==> flow/design.v <==
module ari_unit #(parameter width =16,parameter MSB=32)  
(      input      [width-1:0] A,
       input      [width-1:0] B,
       input                  clk,
       input                  rest,
       input      [1:0]       alu_fun,
       input                  ari_EN,
       output reg [width-1:0] ari_out,  
       output reg             carry_out,
       output reg             ari_flag
       );
       reg  [width-1:0] ari_out_reg;  
 always @(posedge clk or negedge rest)  
       begin 
         if(!rest)
        ari_out <='b0;
      else
          ari_out <=ari_out_reg;
       end  
 always @(*)
      begin 
        carry_out=1'b0;
        ari_flag=1'b0;
        ari_out_reg='b0;
        if(ari_EN)
          begin
          case(alu_fun)    
          2'b00: begin
                 { carry_out,ari_out_reg}=A+B;
                  ari_flag=1'b1;
                  end 
          2'b01:begin
                {carry_out,ari_out_reg}=A-B;                  
                 ari_flag=1'b1;
                end                               
          2'b10:begin
                ari_out_reg=A*B;
                ari_flag=1'b1;
                end                                 
          2'b11:begin
                if(B=='b0)
                  ari_out_reg={width{1'b1}};  
                else
                  ari_out_reg=A/B;
                ari_flag=1'b1;
               end                   
          default: ari_out_reg='b0; 
          endcase
        end  
        else
            begin
            ari_out_reg='b0;
            end   
      end
  endmodule   
module cmp_unit #(parameter width =16)  
(      input      [width-1:0] A,
       input      [width-1:0] B,
       input                  clk,
       input                  rest,
       input      [1:0]       alu_fun,
       input                  cmp_EN,
       output reg [width-1:0] cmp_out,
       output reg             cmp_flag
       );
       reg [width-1:0]  cmp_out_reg; 
 always @(posedge clk or negedge rest)   
       begin 
         if(!rest)
        cmp_out <='b0;
      else
          cmp_out <=cmp_out_reg;
       end  
 always @(*)
      begin 
        cmp_flag=1'b0;
        cmp_out_reg=1'b0;
        if(cmp_EN)
          begin
              case(alu_fun)    
              2'b00: begin
                        cmp_out_reg='b0;
                        cmp_flag=1'b1;
                     end                                       
              2'b01:begin
                     if(A==B)
                       begin
                        cmp_out_reg='b1;
                        cmp_flag=1'b1;
                       end 
                      else
                        begin
                        cmp_out_reg='b0;
                        end
                    end
              2'b10:begin
                     if(A>B)
                       begin
                        cmp_out_reg='b10;
                        cmp_flag=1'b1;
                       end 
                      else
                        begin
                        cmp_out_reg='b0;
                        end
                    end
              2'b11:begin
                     if(A<B)
                       begin
                        cmp_out_reg='b11;
                        cmp_flag=1'b1;
                       end 
                      else
                        begin
                        cmp_out_reg='b0;
                        end
                    end
              default: cmp_out_reg='b0; 
              endcase
       end        
       else
          begin
          cmp_out_reg='b0;
          end 
      end
  endmodule   
module log_unit #(parameter width =16)  
(      input      [width-1:0] A,
       input      [width-1:0] B,
       input                  clk,
       input                  rest,
       input      [1:0]       alu_fun,
       input                  log_EN,
       output reg [width-1:0] log_out,
       output reg             log_flag
       );
       reg  [width-1:0] log_out_reg; 
 always @(posedge clk or negedge rest)   
       begin 
         if(!rest)
        log_out <=1'b0;
      else
          log_out <=log_out_reg;
       end  
 always @(*)
      begin 
        log_flag=1'b0;
        log_out_reg='b0;
        if(log_EN)
        begin  
             case(alu_fun)    
             2'b00: begin                    
                        log_out_reg=A&B;
                        log_flag=1'b1;
                    end                                     
            2'b01:begin     
                        log_out_reg=A|B;
                        log_flag=1'b1;
                   end     
            2'b10:begin                  
                        log_out_reg=~(A&B);
                        log_flag=1'b1;
                  end                    
           2'b11:begin           
                        log_out_reg=~(A|B);
                        log_flag=1'b1;
                 end                  
           default: log_out_reg='b0; 
          endcase  
        end
        else
            begin
            log_out_reg='b0;
            end
      end      
  endmodule   
module shift_unit #(parameter width =16)  
(      input      [width-1:0] A,
       input      [width-1:0] B,
       input                  clk,
       input                  rest,
       input      [1:0]       alu_fun,
       input                  shift_EN,
       output reg [(width*2)-1:0] shift_out,
       output reg             shift_flag
       );
       reg  [(width*2)-1:0]  shift_out_reg; 
 always @(posedge clk or negedge rest)   
       begin 
         if(!rest)
        shift_out <='b0;
      else
          shift_out <=shift_out_reg;
       end  
 always @(*)
      begin 
        shift_flag=1'b0;
        shift_out_reg='b0;
        if(shift_EN)
          begin
          case(alu_fun)    
              2'b00:begin              
                        shift_out_reg=A>>1;
                        shift_flag=1'b1;
                    end                                   
              2'b01:begin
                        shift_out_reg=A<<1;
                        shift_flag=1'b1;
                    end                 
              2'b10:begin
                        shift_out_reg=B>>1;
                        shift_flag=1'b1;
                    end 
              2'b11:begin   
                        shift_out_reg=B<<1;
                        shift_flag=1'b1;
                    end 
             default: shift_out_reg='b0; 
             endcase  
          end
          else
             begin
             shift_out_reg='b0;
             end
      end       
  endmodule   
module dec_unit   
(     
       input           [1:0]     alu_fun,
       output    reg             ari_EN,
       output    reg             log_EN,
       output    reg             cmp_EN,
       output    reg             shift_EN
       );
 always @(*)  
       begin 
       ari_EN=1'b0;
       log_EN=1'b0;
       cmp_EN=1'b0;
       shift_EN=1'b0;
       casex(alu_fun)
         2'b00:ari_EN=1'b1;
         2'b11:shift_EN=1'b1;
         2'b10:cmp_EN=1'b1;
         2'b01:log_EN=1'b1;
         default: begin
                   ari_EN=1'b0;
                   log_EN=1'b0;
                   cmp_EN=1'b0;
                   shift_EN=1'b0;
                  end
       endcase           
       end         
endmodule 
module ALU_TOP #(parameter wid =16,parameter MB=32)   
  (
   input  wire [wid-1:0] A,
   input  wire [wid-1:0] B,
   input  wire [3:0]     alu_fun,
   input  wire           clk,
   input  wire           rest,
   output wire  [wid-1:0]  ari_out,   
   output wire            carry_out,
   output wire            ari_flag,
   output wire  [wid-1:0] log_out,
   output wire            log_flag,
   output wire  [wid-1:0] cmp_out,
   output wire            cmp_flag,
   output wire  [wid-1:0] shift_out,
   output wire            shift_flag
   ); 
  wire  AR_EN,LO_EN,CM_EN,SH_EN; 
  wire [1:0]  ms,ls;
  assign ms=alu_fun[1:0];
  assign ls=alu_fun[3:2];
  ari_unit U_arithmatic (
  .A(A),
  .B(B),
  .clk(clk),
  .rest(rest),
  .alu_fun(ms),
  .ari_EN(AR_EN),
  .ari_out(ari_out),
  .carry_out(carry_out),
  .ari_flag(ari_flag)
  );
  cmp_unit U_compare (
  .A(A),
  .B(B),
  .clk(clk),
  .rest(rest),
  .alu_fun(ms),
  .cmp_EN(CM_EN),
  .cmp_out(cmp_out),
  .cmp_flag(cmp_flag)
  );
  log_unit U_logic (
  .A(A),
  .B(B),
  .clk(clk),
  .rest(rest),
  .alu_fun(ms),
  .log_EN(LO_EN),
  .log_out(log_out),
  .log_flag(log_flag)
  );
  shift_unit U_shift (
  .A(A),
  .B(B),
  .clk(clk),
  .rest(rest),
  .alu_fun(ms),
  .shift_EN(SH_EN),
  .shift_out(shift_out),
  .shift_flag(shift_flag)
  );
  dec_unit U_decoder (
  .alu_fun(ls),
  .cmp_EN(CM_EN),
  .ari_EN(AR_EN),
  .shift_EN(SH_EN),
  .log_EN(LO_EN)
  );
endmodule 
Step by step through the tools: ALU_TOP
Tool output for the design above, in the order of the flow.
Line numbers count from 1 in the design file above.
Operators: Yosys type, input widths -> output width; for muxes data width and select width s.
Cell names lack the library's common part.
A cell with - has no value.

design
  design top = ALU_TOP
  clock port = clk
  cell library = sky130hd
  corner = tt_025C_1v80

After elaboration
Source: Yosys, flattened and elaborated, memories not mapped. Widths are those after wreduce; folded enables and synchronous resets count as part of the registers. Registers that Yosys merges into a memory's read port (data or address) are not register bits. Print and check cells do not count.

bit counts
  clocked read ports x word width = 0
  register bits after elaboration = 64
  bits in latches = 0
  RAM bits = 0
  memories = 0
  bits in read-only memories = 0
  word-level cells = 57
  output and inout bits = 69

cells by class
  reduce/logical cells = 9
  mux-type cells = 27
  eq/ne operators = 7
  $mul = 1
  div/mod/pow operators = 1
  $add $sub $neg = 2
  magnitude comparators = 2
  shifts and indexed selects = 0
  bitwise operators = 4

operators with widths
  operator            count
  $div 16x16->16      1
  $mul 16x16->16      1
  $pmux 16 s4         4
  $mux 16             5
  $not 16->16         2
  $add 16x16->17      1
  $sub 16x16->17      1
  $gt 16x16->1        1
  $lt 16x16->1        1
  $eq 16x16->1        1
  $and 16x16->16      1
  $or 16x16->16       1
  $logic_not 16->1    1
  $reduce_or 3->1     4
  $mux 1              10
  $eq 2x2->1 const B  4
  $pmux 1 s2          4
  $eq 2x1->1 const B  2
  $logic_not 2->1     2
  $reduce_or 4->1     1
  $pmux 1 s4          1
  $mux 2              2
  $pmux 1 s3          1
  $reduce_or 2->1     1

Depth
Yosys ltp: most cells in a row. Word level: on the elaborated netlist, between registers, memories and ports. Mapped: between sequential cells and ports; inverters and the memories' decode and read muxes count.

logic depth
  depth in word-level cells = 4
  ABC_AREA = 1
  gate-level depth with buffers = 229
  mapped depth without buffers = 226

Mapped cells and area
The flow's flattened synthesis, as Yosys stat reports it; memories are mapped. The netlist is that of the ABC_AREA named above (0 if unset); the other value can give another one.

synthesis totals
  buffers = 91
  standard cells after synthesis = 2344
  mapped flip-flops = 50
  synthesis area = 0.0154098 mm^2

cell types
  type      count
  ha_1      236
  nand2_1   564
  fa_1      82
  inv_1     406
  dfrtp_1   50
  a21oi_1   141
  nand3_1   130
  o21ai_0   114
  xor2_1    40
  nor2_1    93
  xnor2_1   35
  nand2_2   48
  or2_2     44
  nand3_2   27
  clkbuf_1  55
  and2_1    27
  buf_4     18
  nor3_1    26

Other cell types: 45; their cells: 208.

Timing after synthesis
Source: OpenSTA report_checks on the synthesized netlist (no wires, ideal clock, input and output delay 20% of the period each), path of least setup slack; recovery checks are left aside. Register names are those of the netlist, which keeps one name where synthesis merged equal registers.

timing post-synthesis
  kind = input port to flip-flop
  from = input port B[0]
  to = register U_arithmatic.ari_out[0]
  delay of the path = 22386 ps
  setup time = 120 ps
  buffers on the path = 5
  stages = 219
  clock period = 35000 ps
  data arrival time = 29266 ps
  time at the first pin = 7000 ps
  setup slack = 5614 ps
  synthesis period reached = 29386 ps

"delay of the path" = arrival - input delay + setup time.
"stages": output pins that drive a net of the path, with the launching flip-flop's if there is one; two outputs of one cell count as two.
"synthesis period reached" = period - worst setup slack (recovery checks aside). The figure is calculated, with input and output delays left at 20% of the set period.
The rows between start and end are the longest chain of elaborated cells between them; the timing report does not say that the signal goes this way. Where chains are equally long, one stands for them.
Each line given opens the expression or statement behind the cell; cells for indexed reads and writes are added by Yosys, which also makes memories of some case tables.

on the way, post-synthesis
  cells stage by stage = inv_1 ha_1 inv_1 nor2_1 nand2_1 nor2_1 o21ai_1 nand3_1 nand2_1 inv_1 ha_1 nand2_1 nand2_1 nor2_1 nor2_1 nand2_1 clkinv_1 o21ai_1 (+183 left out) o21ai_0 ha_1 a21boi_0 o21a_1 o21ai_0 nand2_1 nand2_1 nand2_1 nand2_1 nand2_1 nand2_1 nand2_1 a21oi_1 o211ai_1 a41oi_1 nor3_1 o21ai_0 inv_1
  cells in the longest elaborated chain = 4
  elaborated cells on any way between the ends = 8
  source lines of those cells = 7

ends and longest elaborated chain, post-synthesis
  element         RTL line  text
  from (decl)     258       input  wire [wid-1:0] B,
  $div 16x16->16  44        ari_out_reg=A/B;
  $mux 16         41        if(B=='b0)
  $pmux 16 s4     27        case(alu_fun)
  $mux 16         25        if(ari_EN)
  to (assign)     16        ari_out <='b0;
  to (assign)     18        ari_out <=ari_out_reg;
  to (decl)       8         output reg [width-1:0] ari_out,

Path in the finished layout
Path of least setup slack in the final report of record 2 (OpenROAD, finished layout, wires in). Where an end is a register, its clock arrival counts in the times.
The report prints the path's times to 10 ps; the period is as set.

timing post-layout
  kind = input port to flip-flop
  from = input port A[12]
  to = register U_arithmatic.ari_out[0]
  stages = 201
  setup time = 100 ps
  setup slack = -4380 ps
  time at the first pin = 4620 ps
  data arrival time = 27720 ps
  buffers on the path = 23
  clock period = 23100 ps

The rows between start and end are the longest chain of elaborated cells between them; the timing report does not say that the signal goes this way. Where chains are equally long, one stands for them.

on the way, post-layout
  cells stage by stage = clkdlybuf4s50_1 inv_1 nand2_1 nor2_1 nand2_1 nor2_1 nand2_1 nand2_1 nand2_1 nand2_2 inv_2 ha_4 nand2_4 nand2_2 nor2_1 nor2_1 nand2_1 buf_4 (+165 left out) o21ai_1 ha_1 a21boi_1 o21a_1 o21ai_1 nand2_1 nand2_1 nand2_1 nand2_1 nand2_1 nand2_1 nand2_1 a21oi_2 o211ai_1 a41oi_2 nor3_2 o21ai_1 inv_1
  cells in the longest elaborated chain = 4
  elaborated cells on any way between the ends = 4
  source lines of those cells = 4

ends and longest elaborated chain, post-layout
  element         RTL line  text
  from (decl)     257       input  wire [wid-1:0] A,
  $div 16x16->16  44        ari_out_reg=A/B;
  $mux 16         41        if(B=='b0)
  $pmux 16 s4     27        case(alu_fun)
  $mux 16         25        if(ari_EN)
  to (assign)     16        ari_out <='b0;
  to (assign)     18        ari_out <=ari_out_reg;
  to (decl)       8         output reg [width-1:0] ari_out,

# Flow runs of ALU_TOP

Measured results for ALU_TOP: 6 stored runs of the Yosys and OpenROAD flow on sky130hd. The settings differ; the order carries no meaning. The constraints put input and output delay at 20% of the set period each and load the outputs with 0.01 pF.
"reached clock period" means the clock period less the worst setup slack. The figure is calculated, with input and output delays left at 20% of the set period.
"critical setup path time" = time allowed to the worst setup path (clock period - input delay - output delay, where it has them) - its slack; a late launch clock adds to it, a late capture clock takes from it.
"overall power" is the tool's figure for a default switching activity; nothing was simulated.
"critical setup path time" is given in steps of 10 ps.
Settings: - = not set for that run.
Among the results, - means that no value is shown for the run.

setting or result                        record 1  record 2                 record 3                 record 4                 record 5                 record 6
ABC_AREA                                 1         1                        0                        -                        -                        1
CELL_PAD_IN_SITES_GLOBAL_PLACEMENT       2         2                        -                        -                        -                        2
CORE_ASPECT_RATIO                        0.97      -                        -                        1.67                     -                        1.12
CORE_MARGIN                              6         2                        2                        3                        2                        6
CORE_UTILIZATION                         56        16                       17                       40                       40                       56
CTS_CLUSTER_DIAMETER                     196       -                        127                      330                      -                        196
CTS_CLUSTER_SIZE                         68        -                        19                       58                       -                        68
GPL_ROUTABILITY_DRIVEN                   1         -                        -                        0                        -                        1
GPL_TIMING_DRIVEN                        1         -                        -                        -                        -                        1
MAX_ROUTING_LAYER                        met5      -                        -                        met4                     -                        met5
PLACE_DENSITY                            0.51      0.41                     -                        -                        -                        0.51
SLEW_MARGIN                              20        10                       5                        40                       20                       20
TNS_END_PERCENT                          75        40                       30                       45                       -                        65
period_ns                                29.5      23.1                     48.1                     35.0                     21.0                     29.5
CAP_MARGIN                               20        20                       40                       0                        20                       20
SETUP_SLACK_MARGIN                       -         0.61                     0.93                     5.0                      -                        -
PLACE_DENSITY_LB_ADDON                   -         -                        0.27                     0.23                     -                        -
standard-cell area after routing (mm^2)  -         0.0242032                0.0175005                0.0195738                0.0222501                -
overall power (W)                        -         0.001152                 0.0005092                0.0007769                0.001341                 -
post-layout utilization (%)              -         25.4                     20.1                     52.9                     60.5                     -
post-synthesis cell area (mm^2)          -         0.0154098                0.0149781                0.0149781                0.0149781                -
setup slack of the worst path (ps)       -         -4384                    8005                     4121                     -6293                    -
total negative slack (ps)                -         -8840                    0                        0                        -15741                   -
critical setup path time (ps)            -         22860                    30480                    23880                    23090                    -
critical path type                       -         input port to flip-flop  input port to flip-flop  input port to flip-flop  input port to flip-flop  -
reached clock period (ps)                -         27484                    40095                    30879                    27293                    -
full die area (mm^2)                     -         0.0988096                0.0904957                0.0398796                0.0390082                -

Record 1: unfinished; error GPL-0301 in placement
Record 6: unfinished; error GPL-0301 in placement
